==> flow/design.v <==
module CRC(
input           clk,         
input           rst_n,       
input  [23:0]   Din,         
input           valid,       
input  [15:0]   size,        
output [14:0]   checksum,    
output          done         
);
reg [5:0] shift_count;       
reg [5:0] limit;             
wire [1:0] extra;            
wire [4:0] offset;           
wire finish;                 
reg [15:0] crc;                                    
localparam [15:0] polynomial = 16'b1100010110011001;      
reg CS, NS;
parameter IDLE = 1'b0, FIND = 1'b1;
always @(posedge clk or negedge rst_n)
begin
 if(~rst_n)
  CS <= IDLE;
 else CS <= NS;
end
always @(posedge clk)
begin
 case(CS)
  IDLE:
  begin
   crc <= (valid) ? (Din >> offset) : 16'hffff;             
   shift_count <= 0;
  end
  FIND:
  begin
  if(crc[15] == 1'b0)                                              
  begin                                                            
   if(shift_count < offset)                                        
    crc <= {crc[14:0],Din[offset - (shift_count + 6'd1)]};            
   else crc <= crc << 1;
   shift_count <= shift_count + 6'd1;
  end
  else crc <= crc ^ polynomial;                                    
  end
 endcase
end
always @(*)
begin
 limit = 6'd15 + offset;
 case(CS)
  IDLE:
  begin
   if(valid)
    NS = FIND;
   else NS = IDLE;
  end
  FIND:
  begin
   if(finish)
    NS = IDLE;
   else NS = FIND;
  end
  default: NS = IDLE;
 endcase
end
assign extra = size[2:0] - 3'd2;
assign offset = {extra, 3'b000};
assign finish = ((shift_count == limit) && (crc[15] == 1'b0)) ? 1'b1 : 1'b0;
assign done = (CS == FIND) && finish;
assign checksum = crc[14:0];
endmodule
Subject: tool reports on CRC

Hi,

-- From RTL to reports: CRC
Each step is given for the RTL above and for the edited RTL.
"unedited" refers to lines of the RTL above, "edited" to lines of the edited file.
"change": "edited" minus "unedited" as printed here. "rel. change": 100 x difference / "unedited".
Operators carry their Yosys type and port widths (W data, S select, Z words).
A cell with n/a has no value.
- top: CRC
- clock port: clk
- library: sky130hd
- corner: tt_025C_1v80

-- Edit of the RTL
The edit as a unified diff against the file above.
The edited RTL no longer does the same as the RTL above: the edit was made by script, with no optimisation intended.
begin of diff
@@ -38,5 +38,5 @@
     crc <= {crc[14:0],Din[offset - (shift_count + 6'd1)]};            
    else crc <= crc << 1;
-   shift_count <= shift_count + 6'd1;
+   shift_count <= shift_count - 6'd1;
   end
   else crc <= crc ^ polynomial;                                    
end of diff

-- After elaboration
Source: Yosys, flattened and elaborated, memories not mapped. Widths are those after wreduce. Registers that Yosys merges into a memory's read port (data or address) are not register bits. Print and check cells do not count. Equal cells are merged and count once.
- bit counts (element ; unedited ; edited ; change ; rel. change (%)):
    bits of input ports ; 43 ; 43 ; 0 ; 0.00
    output and inout port bits ; 16 ; 16 ; 0 ; 0.00
    flip-flop bits (word level) ; 23 ; 23 ; 0 ; 0.00
    word-level cells ; 28 ; 29 ; +1 ; +3.57
- cells by class (element ; unedited ; edited ; change ; rel. change (%)):
    equality and inequality tests ; 2 ; 2 ; 0 ; 0.00
    add/subtract/negate cells ; 4 ; 5 ; +1 ; +25.00
    bitwise gates (word level) ; 3 ; 3 ; 0 ; 0.00
    shifts and indexed selects ; 2 ; 2 ; 0 ; 0.00
    order comparisons ; 1 ; 1 ; 0 ; 0.00
    mux-type cells ; 10 ; 10 ; 0 ; 0.00
    reductions and logical operators ; 2 ; 2 ; 0 ; 0.00
- operators by type and width (kind ; unedited ; edited ; change):
    $sub A6 B1 Y6 const B ; 0 ; 1 ; +1
Unchanged operator kinds not shown: 18.

-- Logic depth
Depth = most cells in a row (Yosys ltp): at word level without a register or memory, in the mapped netlist without a sequential cell, where the memories' decode and read muxes count.
- logic depth (element ; unedited ; edited ; change ; rel. change (%)):
    depth after elaboration ; 7 ; 7 ; 0 ; 0.00
    ABC_AREA ; 0 ; 0 ; n/a ; n/a
    depth in mapped cells ; 9 ; 6 ; -3 ; -33.33
    depth with buffers taken out ; 8 ; 6 ; -2 ; -25.00

-- Synthesis result
Source: synth_stat.txt of the flow (Yosys; design flattened, memories mapped). It holds for the ABC_AREA given above (unset counts as 0); a run with the other value may have another netlist.
- mapped netlist (element ; unedited ; edited ; change ; rel. change (%)):
    flip-flops ; 23 ; 23 ; 0 ; 0.00
    area of sequential cells (mm²) ; 0.0006056 ; 0.0006056 ; 0.0000000 ; 0.00
    cell count ; 193 ; 180 ; -13 ; -6.74
    cell area after synthesis (mm²) ; 0.001813 ; 0.0017604 ; -0.0000526 ; -2.90
    buffer cells ; 29 ; 27 ; -2 ; -6.90
- cells by type (cell ; unedited ; edited ; change ; rel. change (%)):
    sky130_fd_sc_hd__mux2_2 ; 3 ; 11 ; +8 ; +266.67
    sky130_fd_sc_hd__nand2_1 ; 17 ; 10 ; -7 ; -41.18
    sky130_fd_sc_hd__a311oi_1 ; 7 ; 0 ; -7 ; -100.00
    sky130_fd_sc_hd__o21ai_1 ; 6 ; 0 ; -6 ; -100.00
    sky130_fd_sc_hd__a221oi_1 ; 0 ; 6 ; +6 ; n/a
    sky130_fd_sc_hd__nand3_1 ; 7 ; 2 ; -5 ; -71.43
    sky130_fd_sc_hd__o21a_1 ; 5 ; 1 ; -4 ; -80.00
    sky130_fd_sc_hd__nand2b_1 ; 2 ; 6 ; +4 ; +200.00
    sky130_fd_sc_hd__a22o_1 ; 0 ; 4 ; +4 ; n/a
    sky130_fd_sc_hd__o21ai_0 ; 9 ; 12 ; +3 ; +33.33
    sky130_fd_sc_hd__nor2b_1 ; 6 ; 3 ; -3 ; -50.00
    sky130_fd_sc_hd__mux2i_1 ; 14 ; 12 ; -2 ; -14.29
    sky130_fd_sc_hd__clkbuf_1 ; 8 ; 6 ; -2 ; -25.00
    sky130_fd_sc_hd__buf_2 ; 5 ; 3 ; -2 ; -40.00
    sky130_fd_sc_hd__mux4_2 ; 5 ; 3 ; -2 ; -40.00
    sky130_fd_sc_hd__and2_1 ; 3 ; 1 ; -2 ; -66.67
    sky130_fd_sc_hd__o22ai_1 ; 2 ; 0 ; -2 ; -100.00
    sky130_fd_sc_hd__nor3_1 ; 1 ; 3 ; +2 ; +200.00
Unchanged cell types not shown: 14.
The list need not be complete.

-- Path before layout
OpenSTA on the mapped netlist: ideal clock, no wires. The path of least setup slack (recovery checks aside). Input and output delay are each 20% of the period. Register names are those of the netlist, which keeps one name where synthesis merged equal registers.
- timing post-synthesis (element ; unedited ; edited ; change ; rel. change (%)):
    path kind ; input -> output ; input -> output ; n/a ; n/a
    from ; input size[1] ; input size[0] ; n/a ; n/a
    to ; output done ; output done ; n/a ; n/a
    path buffers ; 1 ; 0 ; -1 ; -100.00
    required time (ns) ; 4.400 ; 4.400 ; 0.000 ; 0.00
    arrival time (ns) ; 2.309 ; 2.088 ; -0.221 ; -9.57
    setup slack (ns) ; 2.091 ; 2.312 ; +0.221 ; n/a
    stages on the path ; 5 ; 4 ; -1 ; -20.00
    clock period (ns) ; 5.5 ; 5.5 ; 0.0 ; 0.00
    external input delay (ns) ; 1.100 ; 1.100 ; 0.000 ; 0.00
    path delay (ns) ; 1.209 ; 0.988 ; -0.221 ; -18.28
    time at the first pin (ns) ; 1.100 ; 1.100 ; 0.000 ; 0.00
    external output delay (ns) ; 1.100 ; 1.100 ; 0.000 ; 0.00
    synthesis period reached (ns) ; 3.409 ; 3.188 ; -0.221 ; -6.48
"path delay" = arrival - input delay + setup time.
A path that ends at an output port has no setup time.
"stages on the path": output pins that drive a net of the path, with the launching flip-flop's if there is one; two outputs of one cell count as two.
"synthesis period reached" is the clock period less the worst setup slack; recovery checks do not enter. This is arithmetic on one report: input and output delays are still those of the set period (20% each).
The rows between start and end are the longest chain of elaborated cells between them; the timing report does not say that the signal goes this way. Where chains are equally long, one stands for them.
A line is the first line of the expression or statement that the cell stems from. Yosys adds cells for indexed reads and writes and turns some case tables into memories.
On the way, post-synthesis, unedited:
- cell sequence: sky130_fd_sc_hd__buf_2 sky130_fd_sc_hd__inv_2 sky130_fd_sc_hd__ha_1 sky130_fd_sc_hd__xor2_1 sky130_fd_sc_hd__nor4_1
- cells in the longest elaborated chain: 6
- elaborated cells between the ends (all ways): 6
- noted source lines of those cells: 4
- classes of those cells: 2 x add/sub; 1 x eq/ne; 1 x mux; 2 x reduce/logical
- ends and longest elaborated chain, post-synthesis, unedited (element ; line ; text):
    start, declared ; 6 ; input  [15:0]   size,
    $sub A2 B2 Y2 ; 65 ; assign extra = size[2:0] - 3'd2;
    $add A4 B5 Y6 ; 48 ; limit = 6'd15 + offset;
    $eq A6 B6 Y1 ; 67 ; assign finish = ((shift_count == limit) && (crc[15] == 1'b0)) ? 1'b1 : 1'b0;
    $logic_and A1 B1 Y1 ; 67 ;
    $mux W1 ; 67 ;
    $logic_and A1 B1 Y1 ; 68 ; assign done = (CS == FIND) && finish;
    end, declared ; 8 ; output          done
On the way, post-synthesis, edited:
- cell sequence: sky130_fd_sc_hd__ha_1 sky130_fd_sc_hd__nor2b_1 sky130_fd_sc_hd__nand4b_1 sky130_fd_sc_hd__nor3_1
- cells in the longest elaborated chain: 6
- elaborated cells between the ends (all ways): 6
- noted source lines of those cells: 4
- classes of those cells: 2 x add/sub; 1 x eq/ne; 1 x mux; 2 x reduce/logical
- ends and longest elaborated chain, post-synthesis, edited (element ; line ; text):
    start, declared ; 6 ; input  [15:0]   size,
    $sub A2 B2 Y2 ; 65 ; assign extra = size[2:0] - 3'd2;
    $add A4 B5 Y6 ; 48 ; limit = 6'd15 + offset;
    $eq A6 B6 Y1 ; 67 ; assign finish = ((shift_count == limit) && (crc[15] == 1'b0)) ? 1'b1 : 1'b0;
    $logic_and A1 B1 Y1 ; 67 ;
    $mux W1 ; 67 ;
    $logic_and A1 B1 Y1 ; 68 ; assign done = (CS == FIND) && finish;
    end, declared ; 8 ; output          done

-- Path in the finished layout
From the final timing report of the runs of set A: the path of least setup slack in the routed layout; clock arrival at registers is part of the times.
- timing after layout (element ; unedited ; edited ; change ; rel. change (%)):
    path kind ; input -> output ; input -> output ; n/a ; n/a
    from ; input size[0] ; input size[0] ; n/a ; n/a
    to ; output done ; output done ; n/a ; n/a
    time at the first pin (ns) ; 1.10 ; 1.10 ; 0.00 ; 0.00
    clock period (ns) ; 5.5 ; 5.5 ; 0.0 ; 0.00
    setup slack (ns) ; 1.06 ; 1.16 ; +0.10 ; n/a
    external output delay (ns) ; 1.10 ; 1.10 ; 0.00 ; 0.00
    path buffers ; 3 ; 2 ; -1 ; -33.33
    required time (ns) ; 4.40 ; 4.40 ; 0.00 ; 0.00
    arrival time (ns) ; 3.34 ; 3.24 ; -0.10 ; -2.99
    external input delay (ns) ; 1.10 ; 1.10 ; 0.00 ; 0.00
    stages on the path ; 6 ; 6 ; 0 ; 0.00
The rows between start and end are the longest chain of elaborated cells between them; the timing report does not say that the signal goes this way. Where chains are equally long, one stands for them.
On the way, after layout, unedited:
- cell sequence: sky130_fd_sc_hd__clkdlybuf4s50_1 sky130_fd_sc_hd__buf_4 sky130_fd_sc_hd__ha_1 sky130_fd_sc_hd__xor2_1 sky130_fd_sc_hd__nor4_1 sky130_fd_sc_hd__clkdlybuf4s50_1
- cells in the longest elaborated chain: 6
- elaborated cells between the ends (all ways): 6
- noted source lines of those cells: 4
- classes of those cells: 2 x add/sub; 1 x eq/ne; 1 x mux; 2 x reduce/logical
- ends and longest elaborated chain, after layout, unedited (element ; line ; text):
    start, declared ; 6 ; input  [15:0]   size,
    $sub A2 B2 Y2 ; 65 ; assign extra = size[2:0] - 3'd2;
    $add A4 B5 Y6 ; 48 ; limit = 6'd15 + offset;
    $eq A6 B6 Y1 ; 67 ; assign finish = ((shift_count == limit) && (crc[15] == 1'b0)) ? 1'b1 : 1'b0;
    $logic_and A1 B1 Y1 ; 67 ;
    $mux W1 ; 67 ;
    $logic_and A1 B1 Y1 ; 68 ; assign done = (CS == FIND) && finish;
    end, declared ; 8 ; output          done
On the way, after layout, edited:
- cell sequence: sky130_fd_sc_hd__clkdlybuf4s50_1 sky130_fd_sc_hd__ha_1 sky130_fd_sc_hd__nor2b_1 sky130_fd_sc_hd__nand4b_1 sky130_fd_sc_hd__nor3_1 sky130_fd_sc_hd__clkdlybuf4s50_1
- cells in the longest elaborated chain: 6
- elaborated cells between the ends (all ways): 6
- noted source lines of those cells: 4
- classes of those cells: 2 x add/sub; 1 x eq/ne; 1 x mux; 2 x reduce/logical
- ends and longest elaborated chain, after layout, edited (element ; line ; text):
    start, declared ; 6 ; input  [15:0]   size,
    $sub A2 B2 Y2 ; 65 ; assign extra = size[2:0] - 3'd2;
    $add A4 B5 Y6 ; 48 ; limit = 6'd15 + offset;
    $eq A6 B6 Y1 ; 67 ; assign finish = ((shift_count == limit) && (crc[15] == 1'b0)) ? 1'b1 : 1'b0;
    $logic_and A1 B1 Y1 ; 67 ;
    $mux W1 ; 67 ;
    $logic_and A1 B1 Y1 ; 68 ; assign done = (CS == FIND) && finish;
    end, declared ; 8 ; output          done

-- Measured runs
Both versions went through the flow (Yosys, OpenROAD) with the same settings in each pair. Constraints: input delay and output delay 20% of the set period each, output load 0.01 pF.
Flow settings, set A:
- noted CORE_UTILIZATION: 40
- period_ns: 5.5
- CAP_MARGIN: 20
- CORE_MARGIN: 2
- noted SLEW_MARGIN: 20
- measured results, set A (element ; unedited ; edited ; change ; rel. change (%)):
    summed negative setup slack (ns) ; 0.000 ; 0.000 ; 0.000 ; n/a
    setup slack of the worst path (ns) ; 1.058 ; 1.161 ; +0.103 ; n/a
    die area (mm²) ; 0.0050873 ; 0.0049477 ; -0.0001396 ; -2.74
    chip area after synthesis (Yosys) (mm²) ; 0.001813 ; 0.0017604 ; -0.0000526 ; -2.90
    worst hold slack after layout (ns) ; 0.474 ; 0.535 ; +0.061 ; n/a
    final utilization (%) ; 50.7 ; 50.0 ; -0.7 ; n/a
    clock period achieved (ns) ; 4.442 ; 4.339 ; -0.103 ; -2.32
    overall power (mW) ; 1.175 ; 1.074 ; -0.101 ; -8.60
    area of the standard cells in the finished layout (mm²) ; 0.0022084 ; 0.0021471 ; -0.0000613 ; -2.78
Flow settings, set B:
- ABC_AREA: 0
- CAP_MARGIN: 10
- CORE_MARGIN: 5
- noted CORE_UTILIZATION: 18
- CTS_CLUSTER_SIZE: 91
- noted GPL_ROUTABILITY_DRIVEN: 0
- GPL_TIMING_DRIVEN: 0
- MIN_ROUTING_LAYER: met1
- PLACE_DENSITY_LB_ADDON at 0.16
- noted SLEW_MARGIN: 5
- period_ns: 7.77
- measured results, set B (element ; unedited ; edited ; change ; rel. change (%)):
    summed negative setup slack (ns) ; 0.000 ; 0.000 ; 0.000 ; n/a
    setup slack of the worst path (ns) ; 2.112 ; 2.537 ; +0.425 ; n/a
    die area (mm²) ; 0.0121793 ; 0.0118581 ; -0.0003212 ; -2.64
    chip area after synthesis (Yosys) (mm²) ; 0.001813 ; 0.0017604 ; -0.0000526 ; -2.90
    worst hold slack after layout (ns) ; 0.504 ; 0.524 ; +0.020 ; n/a
    final utilization (%) ; 25.1 ; 25.0 ; -0.1 ; n/a
    clock period achieved (ns) ; 5.658 ; 5.233 ; -0.425 ; -7.51
    overall power (mW) ; 0.9187 ; 0.8505 ; -0.0682 ; -7.42
    area of the standard cells in the finished layout (mm²) ; 0.0024661 ; 0.0024136 ; -0.0000525 ; -2.13
"clock period achieved": clock period set for the run, less the worst setup slack. It is reckoned from that one timing run; input and output delays stay at 20% of the period that was set.
By "overall power" is meant OpenSTA's value without simulated activity: inputs other than the clock are taken to toggle once in ten clock periods, and the tool carries that through the logic.

Regards
